==> flow/design.v <==
module exponent_multiplier (
    i_clk, i_rst_n,
    i_load, i_start, i_select,
    i_A, i_B,
    o_done, led_select, o_P,
	seg_i_A_ten, seg_i_A_unit, 
	seg_i_B_ten, seg_i_B_unit, 
	seg_o_P_thousand, seg_o_P_hundred, seg_o_P_ten, seg_o_P_unit
);
    input wire i_clk, i_rst_n;
    input wire i_load, i_start, i_select;
    input [3:0] i_A, i_B;
    output reg o_done, led_select;
    output reg [29:0] o_P;
	output reg [6:0] seg_i_A_ten, seg_i_A_unit;
	output reg [6:0] seg_i_B_ten, seg_i_B_unit;
	output reg [6:0] seg_o_P_thousand, seg_o_P_hundred, seg_o_P_ten, seg_o_P_unit;
    parameter IDLE = 3'b000, LOAD = 3'b001, CALC = 3'b010, FINISH = 3'b011;
    reg [2:0] current_state;
    reg [3:0] reg_A, reg_B;
	reg [3:0] led_reg_A, led_reg_B;
    reg [19:0] reg_A_shift;
    reg [29:0] reg_P_exp;
    reg [7:0] reg_P_mul;
    reg [3:0] counter_exp;
    reg [2:0] index_bit_B;
    reg exp_done, mul_done;
    always @(posedge i_clk or negedge i_rst_n) begin
        if (!i_rst_n) begin
            reg_A <= 4'b0;
            reg_B <= 4'b0;
            reg_P_exp <= 30'b1;
            reg_P_mul <= 8'b0;
            reg_A_shift <= 20'b0;
			led_reg_A <= 4'b0;	
			led_reg_B <= 4'b0;	
            o_done <= 0;
			led_select <= 0;
            o_P <= 30'b0;
            counter_exp <= 4'b0;
            index_bit_B <= 3'b0;
            exp_done <= 0;
            mul_done <= 0;
            current_state <= IDLE;
        end
        else begin
            case (current_state)
                IDLE: begin
                    reg_A <= 4'b0;
                    reg_B <= 4'b0;
                    reg_P_exp <= 30'b1;
                    reg_P_mul <= 8'b0;
                    reg_A_shift <= 20'b0;
                    o_done <= 0;
					led_select <= 0;
                    o_P <= 30'b0;
                    counter_exp <= 4'b0;
                    index_bit_B <= 3'b0;
                    exp_done <= 0;
                    mul_done <= 0;
                    if (!i_load) begin 
                        reg_A <= i_A;
						led_reg_A <= i_A;
                        reg_B <= i_B;
						led_reg_B <= i_B;
                        reg_A_shift <= {16'b0, i_A};
                        current_state <= LOAD;
                    end                    
                end    
                LOAD: begin                    
                    current_state <= (!i_start) ? CALC : LOAD;
                end
                CALC: begin
                    if (i_start) begin
                        if (!exp_done) begin
                            if (counter_exp < reg_B) begin
                                reg_P_exp <= reg_P_exp * reg_A;
                                counter_exp <= counter_exp + 1;
                            end
                            else begin
                                exp_done <= 1;
                            end
                        end
                        if (!mul_done) begin
                            if (index_bit_B < 4) begin
                                if (reg_B[index_bit_B]) begin
                                    reg_P_mul <= reg_P_mul + reg_A_shift[7:0];
                                end
                                reg_A_shift <= reg_A_shift << 1;
                                index_bit_B <= index_bit_B + 1;
                            end
                            else begin
                                mul_done <= 1;
                            end
                        end
                        if (exp_done && mul_done) begin
                            current_state <= FINISH;
                        end
                    end
                end
                FINISH: begin
                    o_done <= 1;
                    led_select <= !i_select;
                    if (!i_select) begin
                        o_P <= reg_P_exp;
                    end
                    else if (i_select) begin
                        o_P <= {22'b0, reg_P_mul};
                    end
                    if (!i_start) begin
                        current_state <= IDLE;
                    end
                end
            endcase
        end
    end
	always @(*) begin                 
		case (led_reg_A % 10)
			4'd0: seg_i_A_unit = 7'b1000000;
			4'd1: seg_i_A_unit = 7'b1111001;
			4'd2: seg_i_A_unit = 7'b0100100;
			4'd3: seg_i_A_unit = 7'b0110000;
			4'd4: seg_i_A_unit = 7'b0011001;
			4'd5: seg_i_A_unit = 7'b0010010;
			4'd6: seg_i_A_unit = 7'b0000010;
			4'd7: seg_i_A_unit = 7'b1111000;
			4'd8: seg_i_A_unit = 7'b0000000;
			4'd9: seg_i_A_unit = 7'b0010000;
			default: seg_i_A_unit = 7'b1000000;
		endcase
		case (led_reg_A / 10)
			4'd0: seg_i_A_ten = 7'b1000000;
			4'd1: seg_i_A_ten = 7'b1111001;
			4'd2: seg_i_A_ten = 7'b0100100;
			4'd3: seg_i_A_ten = 7'b0110000;
			4'd4: seg_i_A_ten = 7'b0011001;
			4'd5: seg_i_A_ten = 7'b0010010;
			4'd6: seg_i_A_ten = 7'b0000010;
			4'd7: seg_i_A_ten = 7'b1111000;
			4'd8: seg_i_A_ten = 7'b0000000;
			4'd9: seg_i_A_ten = 7'b0010000;
			default: seg_i_A_ten = 7'b1000000;
		endcase
		case (led_reg_B % 10)
			4'd0: seg_i_B_unit = 7'b1000000;
			4'd1: seg_i_B_unit = 7'b1111001;
			4'd2: seg_i_B_unit = 7'b0100100;
			4'd3: seg_i_B_unit = 7'b0110000;
			4'd4: seg_i_B_unit = 7'b0011001;
			4'd5: seg_i_B_unit = 7'b0010010;
			4'd6: seg_i_B_unit = 7'b0000010;
			4'd7: seg_i_B_unit = 7'b1111000;
			4'd8: seg_i_B_unit = 7'b0000000;
			4'd9: seg_i_B_unit = 7'b0010000;
			default: seg_i_B_unit = 7'b1000000;
		endcase
		case (led_reg_B / 10)
			4'd0: seg_i_B_ten = 7'b1000000;
			4'd1: seg_i_B_ten = 7'b1111001;
			4'd2: seg_i_B_ten = 7'b0100100;
			4'd3: seg_i_B_ten = 7'b0110000;
			4'd4: seg_i_B_ten = 7'b0011001;
			4'd5: seg_i_B_ten = 7'b0010010;
			4'd6: seg_i_B_ten = 7'b0000010;
			4'd7: seg_i_B_ten = 7'b1111000;
			4'd8: seg_i_B_ten = 7'b0000000;
			4'd9: seg_i_B_ten = 7'b0010000;
			default: seg_i_B_ten = 7'b1000000;
		endcase
		case (o_P % 10)
			4'd0: seg_o_P_unit = 7'b1000000;
			4'd1: seg_o_P_unit = 7'b1111001;
			4'd2: seg_o_P_unit = 7'b0100100;
			4'd3: seg_o_P_unit = 7'b0110000;
			4'd4: seg_o_P_unit = 7'b0011001;
			4'd5: seg_o_P_unit = 7'b0010010;
			4'd6: seg_o_P_unit = 7'b0000010;
			4'd7: seg_o_P_unit = 7'b1111000;
			4'd8: seg_o_P_unit = 7'b0000000;
			4'd9: seg_o_P_unit = 7'b0010000;
			default: seg_o_P_unit = 7'b1000000;
		endcase
		case ((o_P / 10) % 10)
			4'd0: seg_o_P_ten = 7'b1000000;
			4'd1: seg_o_P_ten = 7'b1111001;
			4'd2: seg_o_P_ten = 7'b0100100;
			4'd3: seg_o_P_ten = 7'b0110000;
			4'd4: seg_o_P_ten = 7'b0011001;
			4'd5: seg_o_P_ten = 7'b0010010;
			4'd6: seg_o_P_ten = 7'b0000010;
			4'd7: seg_o_P_ten = 7'b1111000;
			4'd8: seg_o_P_ten = 7'b0000000;
			4'd9: seg_o_P_ten = 7'b0010000;
			default: seg_o_P_ten = 7'b1000000;
		endcase
		case ((o_P / 100) % 10)
			4'd0: seg_o_P_hundred = 7'b1000000;
			4'd1: seg_o_P_hundred = 7'b1111001;
			4'd2: seg_o_P_hundred = 7'b0100100;
			4'd3: seg_o_P_hundred = 7'b0110000;
			4'd4: seg_o_P_hundred = 7'b0011001;
			4'd5: seg_o_P_hundred = 7'b0010010;
			4'd6: seg_o_P_hundred = 7'b0000010;
			4'd7: seg_o_P_hundred = 7'b1111000;
			4'd8: seg_o_P_hundred = 7'b0000000;
			4'd9: seg_o_P_hundred = 7'b0010000;
			default: seg_o_P_hundred = 7'b1000000;
		endcase
		case ((o_P / 1000) % 10)
			4'd0: seg_o_P_thousand = 7'b1000000;
			4'd1: seg_o_P_thousand = 7'b1111001;
			4'd2: seg_o_P_thousand = 7'b0100100;
			4'd3: seg_o_P_thousand = 7'b0110000;
			4'd4: seg_o_P_thousand = 7'b0011001;
			4'd5: seg_o_P_thousand = 7'b0010010;
			4'd6: seg_o_P_thousand = 7'b0000010;
			4'd7: seg_o_P_thousand = 7'b1111000;
			4'd8: seg_o_P_thousand = 7'b0000000;
			4'd9: seg_o_P_thousand = 7'b0010000;
			default: seg_o_P_thousand = 7'b1000000;		
		endcase
    end
endmodule
-- Step by step through the tools: exponent_multiplier
What the tools print for exponent_multiplier, step after step.
Lines are those of the file above, counted from 1.
Library cell names are shortened.
Not given: --
- design top: exponent_multiplier
- clock input: i_clk
- standard-cell library: sky130hd
- timing corner: tt_025C_1v80

-- After elaboration
Source: Yosys, flattened and elaborated, memories not mapped. Widths are those after wreduce. Registers that Yosys merges into a memory's read port (data or address) are not register bits. Print and check cells do not count.
Yosys's memory passes give these memory sizes; they may raise the number of words (mostly to a power of two), join words into wider ones and drop unused or constant bits.
- reductions and logical operators at 20
- multipliers: 1
- noted bitwise operators: 1
- divide/modulo/power cells at 11
- noted shift-type cells: 1
- add/subtract/negate cells at 3
- order comparisons at 2
- noted muxes and demuxes: 50
- equal/unequal tests: 12
- operator list (kind ; count):
    32-bit by 4-bit modulo with 32-bit output (second input constant) ; 3
    30-bit by 10-bit divider with 32-bit output (second input constant) ; 1
    4-bit by 4-bit divider with 32-bit output (second input constant) ; 2
    4-bit by 4-bit modulo with 32-bit output (second input constant) ; 2
    28-bit logical NOT ; 8
    30-bit by 7-bit divider with 32-bit output (second input constant) ; 1
    30-bit by 4-bit divider with 32-bit output (second input constant) ; 1
    30-bit by 4-bit modulo with 32-bit output (second input constant) ; 1
    30-bit by 4-bit multiplier with 30-bit output ; 1
    30-bit case mux with 2-bit select ; 2
    30-bit 2-to-1 mux ; 4
    8-bit 2-to-1 mux ; 7
    7-bit 2-to-1 mux ; 8
    8-bit case mux with 2-bit select ; 2
    4-bit 2-to-1 mux ; 6
    3-bit 2-to-1 mux ; 7
    2-bit inequality test (second input constant) ; 9
    3-bit case mux with 4-bit select ; 1
    5-bit AND reduction ; 2
    4-bit AND reduction ; 2
    8-bit adder ; 1
    4-bit case mux with 2-bit select ; 1
    1-bit case mux with 2-bit select ; 4
    3-bit by 2-bit equality test with 1-bit output (second input constant) ; 2
    3-bit case mux with 2-bit select ; 1
    1-bit 2-to-1 mux ; 6
    2-bit AND reduction ; 2
    2-bit nonzero test ; 2
Other operator kinds: 12; their cells: 12.
- bits in read-only memories at 896
- flip-flop bits (word level): 106
- output and inout bits: 88
- noted cells after elaboration: 124
- memories kept at 8
- memory list (memory ; depth ; width ; rd ports ; wr ports ; line ; text):
    (name not given) ; 16 ; 7 ; 1 ; 0 ; 118 ; case (led_reg_A % 10)
    (name not given) ; 16 ; 7 ; 1 ; 0 ; 131 ; case (led_reg_A / 10)
    (name not given) ; 16 ; 7 ; 1 ; 0 ; 144 ; case (led_reg_B % 10)
    (name not given) ; 16 ; 7 ; 1 ; 0 ; 157 ; case (led_reg_B / 10)
    (name not given) ; 16 ; 7 ; 1 ; 0 ; 170 ; case (o_P % 10)
    (name not given) ; 16 ; 7 ; 1 ; 0 ; 183 ; case ((o_P / 10) % 10)
Further memories, not shown: 2.

-- Longest topological paths
Yosys ltp: most cells in a row. Word level: on the elaborated netlist, between registers, memories and ports. Mapped: between sequential cells and ports; inverters and the memories' decode and read muxes count.
- word-level depth: 6
- ABC_AREA at 0
- gate-level depth with buffers at 146
- depth with buffers taken out: 108

-- Mapped cells and area
The flow's flattened synthesis, as Yosys stat reports it; memories are mapped. The netlist is that of the ABC_AREA named above (0 if unset); the other value can give another one.
- buffers at 374
- flip-flop cells: 107
- cells in the netlist at 5883
- noted mapped area: 40028.4 µm²
- sequential area: 2680.1 µm²
- cells by type (type ; count):
    xnor2_1 ; 341
    dfrtp_1 ; 105
    nand2_1 ; 627
    a21oi_1 ; 389
    nor2_1 ; 511
    o21ai_0 ; 328
    nor3_1 ; 252
    ha_1 ; 93
    nand3_1 ; 220
    fa_1 ; 54
    xor2_1 ; 113
    clkbuf_1 ; 246
    mux2i_1 ; 90
    inv_1 ; 210
    a211oi_1 ; 101
    and2_1 ; 119
    o211ai_1 ; 77
    nor4_1 ; 91
Other cell types: 137; their cells: 1916.

-- Worst setup path after synthesis
OpenSTA on the mapped netlist: ideal clock, no wires. The path of least setup slack (recovery checks aside). Input and output delay are each 20% of the period. Register names are those of the netlist, which keeps one name where synthesis merged equal registers.
- kind: register to output
- from: register o_P[25]
- to: output seg_o_P_ten[3]
- noted period: 50.0 ns
- external output delay: 10.000 ns
- arrival time: 32.270 ns
- noted driving pins on the path: 118
- required time at 40.000 ns
- noted slack: 7.730 ns
- noted delay of the path: 32.270 ns
- noted launch time at the first pin: 0.000 ns
- synthesis period reached: 42.27 ns
"delay of the path" = arrival - input delay + setup time.
At an output port there is no setup time.
"driving pins on the path": output pins that drive a net of the path, with the launching flip-flop's if there is one; two outputs of one cell count as two.
"synthesis period reached" = period - worst setup slack (recovery checks aside). The figure is calculated, with input and output delays left at 20% of the set period.
The rows between start and end are the longest chain of elaborated cells between them; the timing report does not say that the signal goes this way. Where chains are equally long, one stands for them.
A line is the first line of the expression or statement that the cell stems from. Yosys adds cells for indexed reads and writes and turns some case tables into memories.
The chain passes a memory read, where the word-level depth is cut; so it can be longer than that depth.
A register here has more assigning lines than the two given.
- cell sequence: dfrtp_1 buf_6 xor2_2 and2_4 a2111o_1 nand2_2 nand2_1 o211a_1 or4_4 o21a_2 buf_6 a311oi_1 o21ai_1 o22a_1 a32o_1 o211a_4 o21a_1 buf_4 [... 82 more ...] mux2_1 or4_1 a211o_1 o221a_1 or4_1 a2111o_1 or4b_1 clkbuf_1 or3_1 a21o_1 or4_4 nor3_4 nand3_4 xnor2_1 inv_1 ha_1 mux2i_1 nor2b_1
- length of the longest elaborated chain: 4
- elaborated cells on any way between the ends at 5
- RTL lines with such cells: 1
- RTL lines, path after synthesis (element ; line ; text):
    start: declaration ; 14 ; output reg [29:0] o_P;
    start: assignment ; 105 ; o_P <= reg_P_exp;
    start: assignment ; 108 ; o_P <= {22'b0, reg_P_mul};
    30-bit by 4-bit divider with 32-bit output ; 183 ; case ((o_P / 10) % 10)
    32-bit by 4-bit modulo with 32-bit output ; 183 ;
    memory 16 x 7 bit ; 183 ;
    7-bit 2-to-1 mux ; 183 ;
    end: declaration ; 17 ; output reg [6:0] seg_o_P_thousand, seg_o_P_hundred, seg_o_P_ten, seg_o_P_unit;

-- Path in the finished layout
From the final timing report of flow run A: the path of least setup slack in the routed layout; clock arrival at registers is part of the times.
- kind: register to output
- from: register o_P[24]
- to: output seg_o_P_ten[3]
- noted period: 42.4 ns
- noted slack: -0.25 ns
- arrival time: 34.17 ns
- external output delay: 8.48 ns
- required time at 33.92 ns
- noted driving pins on the path: 145
- noted launch time at the first pin: 0.39 ns
The rows between start and end are the longest chain of elaborated cells between them; the timing report does not say that the signal goes this way. Where chains are equally long, one stands for them.
The chain passes a memory read, where the word-level depth is cut; so it can be longer than that depth.
A register here has more assigning lines than the two given.
- cell sequence: dfrtp_1 buf_6 buf_6 buf_6 buf_6 or3_1 a32oi_2 and2_4 buf_12 nand2_8 o21ai_4 a311oi_4 buf_4 o2111a_1 o32a_4 nand2b_4 nand3b_1 and2_1 [... 109 more ...] o221a_1 or4_4 a2111o_1 or4b_1 clkbuf_8 or3_4 a21o_4 or4_4 nor3_4 nand3_4 buf_12 mux2i_4 a2111oi_4 buf_4 nand4_4 buf_6 nor2b_4 buf_6
- length of the longest elaborated chain: 4
- elaborated cells on any way between the ends at 5
- RTL lines with such cells: 1
- RTL lines, path after layout (element ; line ; text):
    start: declaration ; 14 ; output reg [29:0] o_P;
    start: assignment ; 105 ; o_P <= reg_P_exp;
    start: assignment ; 108 ; o_P <= {22'b0, reg_P_mul};
    30-bit by 4-bit divider with 32-bit output ; 183 ; case ((o_P / 10) % 10)
    32-bit by 4-bit modulo with 32-bit output ; 183 ;
    memory 16 x 7 bit ; 183 ;
    7-bit 2-to-1 mux ; 183 ;
    end: declaration ; 17 ; output reg [6:0] seg_o_P_thousand, seg_o_P_hundred, seg_o_P_ten, seg_o_P_unit;

Subject: flow runs of exponent_multiplier

Hi,

Settings and measured results of 3 stored flow runs for module exponent_multiplier (sky130hd), not sorted in any way. The constraints put input and output delay at 20% of the set period each and load the outputs with 0.01 pF.
"achieved clock period" means the clock period less the worst setup slack. The figure is calculated, with input and output delays left at 20% of the set period.
"time on the worst setup path" means the part of the period allowed to the worst setup path (the constraints hold back 20% at inputs and 20% at outputs) less its slack; where the path has registers, the arrival times of their clocks count too.

Flow run A

==> flow/run.sh <==
#!/bin/bash
# the make line also repeats the synthesis and layout settings of config.mk as NAME=value (left out here)
make -C /OpenROAD-flow-scripts/flow DESIGN_CONFIG=/design/flow/config.mk WORK_HOME=/design/flow/orfs CLKGATE_MAP_FILE= finish
==> flow/config.mk <==
export PLATFORM = sky130hd
export DESIGN_NAME = exponent_multiplier
export DESIGN_NICKNAME = exponent_multiplier
export VERILOG_FILES = /design/flow/design.v
export SDC_FILE = /design/flow/constraint.sdc
export NUM_CORES = 4
export LEC_CHECK = 0
export CAP_MARGIN = 15
export CELL_PAD_IN_SITES_DETAIL_PLACEMENT = 2
export CELL_PAD_IN_SITES_GLOBAL_PLACEMENT = 1
export CORE_ASPECT_RATIO = 1.12
export CORE_MARGIN = 5
export CORE_UTILIZATION = 22
export CTS_CLUSTER_DIAMETER = 224
export GPL_ROUTABILITY_DRIVEN = 0
export GPL_TIMING_DRIVEN = 0
export MAX_ROUTING_LAYER = met4
export MIN_ROUTING_LAYER = met1
export PLACE_DENSITY_LB_ADDON = 0.01
export SETUP_SLACK_MARGIN = 5.0
export SLEW_MARGIN = 10
export TNS_END_PERCENT = 25
==> flow/constraint.sdc <==
create_clock -name core_clock -period 42.4 [get_ports {i_clk}]
set_input_delay 8.4800 -clock core_clock [delete_from_list [all_inputs] [get_ports {i_clk}]]
set_output_delay 8.4800 -clock core_clock [all_outputs]
set_load 0.01 [all_outputs]

Measured in flow run A:
- area of the synthesized netlist at 40028.4 µm²
- time on the worst setup path: 34.17 ns
- type of the worst setup path: register to output
- noted the die outline area: 190592.0 µm²
- utilization in the final report: 30.5 %
- noted the post-route worst hold slack: 0.494 ns
- noted the achieved clock period: 42.653 ns
- noted the standard-cell area after layout: 55191.7 µm²
- total negative slack on setup checks: -1.427 ns
- noted the smallest setup slack: -0.253 ns

Flow run B

==> flow/run.sh <==
#!/bin/bash
# the make line also repeats the synthesis and layout settings of config.mk as NAME=value (left out here)
make -C /OpenROAD-flow-scripts/flow DESIGN_CONFIG=/design/flow/config.mk WORK_HOME=/design/flow/orfs CLKGATE_MAP_FILE= finish
==> flow/config.mk <==
export PLATFORM = sky130hd
export DESIGN_NAME = exponent_multiplier
export DESIGN_NICKNAME = exponent_multiplier
export VERILOG_FILES = /design/flow/design.v
export SDC_FILE = /design/flow/constraint.sdc
export NUM_CORES = 4
export LEC_CHECK = 0
export CAP_MARGIN = 25
export CELL_PAD_IN_SITES_GLOBAL_PLACEMENT = 1
export CORE_ASPECT_RATIO = 1.12
export CORE_MARGIN = 5
export CORE_UTILIZATION = 65
export CTS_CLUSTER_DIAMETER = 224
export GPL_TIMING_DRIVEN = 1
export MIN_ROUTING_LAYER = met1
export PLACE_DENSITY = 0.84
export SETUP_SLACK_MARGIN = 5.0
export SLEW_MARGIN = 10
export TNS_END_PERCENT = 25
==> flow/constraint.sdc <==
create_clock -name core_clock -period 82.1 [get_ports {i_clk}]
set_input_delay 16.4200 -clock core_clock [delete_from_list [all_inputs] [get_ports {i_clk}]]
set_output_delay 16.4200 -clock core_clock [all_outputs]
set_load 0.01 [all_outputs]

Flow run B: not finished: placement ended with error GPL-0301.

Flow run C

==> flow/run.sh <==
#!/bin/bash
# the make line also repeats the synthesis and layout settings of config.mk as NAME=value (left out here)
make -C /OpenROAD-flow-scripts/flow DESIGN_CONFIG=/design/flow/config.mk WORK_HOME=/design/flow/orfs CLKGATE_MAP_FILE= finish
==> flow/config.mk <==
export PLATFORM = sky130hd
export DESIGN_NAME = exponent_multiplier
export DESIGN_NICKNAME = exponent_multiplier
export VERILOG_FILES = /design/flow/design.v
export SDC_FILE = /design/flow/constraint.sdc
export NUM_CORES = 4
export LEC_CHECK = 0
export ABC_AREA = 1
export CAP_MARGIN = 20
export CELL_PAD_IN_SITES_DETAIL_PLACEMENT = 2
export CELL_PAD_IN_SITES_GLOBAL_PLACEMENT = 2
export CORE_ASPECT_RATIO = 1.98
export CORE_MARGIN = 2
export CORE_UTILIZATION = 40
export CTS_CLUSTER_DIAMETER = 66
export CTS_CLUSTER_SIZE = 33
export GPL_ROUTABILITY_DRIVEN = 0
export MAX_ROUTING_LAYER = met4
export MIN_ROUTING_LAYER = met2
export PLACE_DENSITY = 0.82
export SLEW_MARGIN = 20
==> flow/constraint.sdc <==
create_clock -name core_clock -period 49.3 [get_ports {i_clk}]
set_input_delay 9.8600 -clock core_clock [delete_from_list [all_inputs] [get_ports {i_clk}]]
set_output_delay 9.8600 -clock core_clock [all_outputs]
set_load 0.01 [all_outputs]

Flow run C: not finished: placement ended with error DPL-0033.

Regards
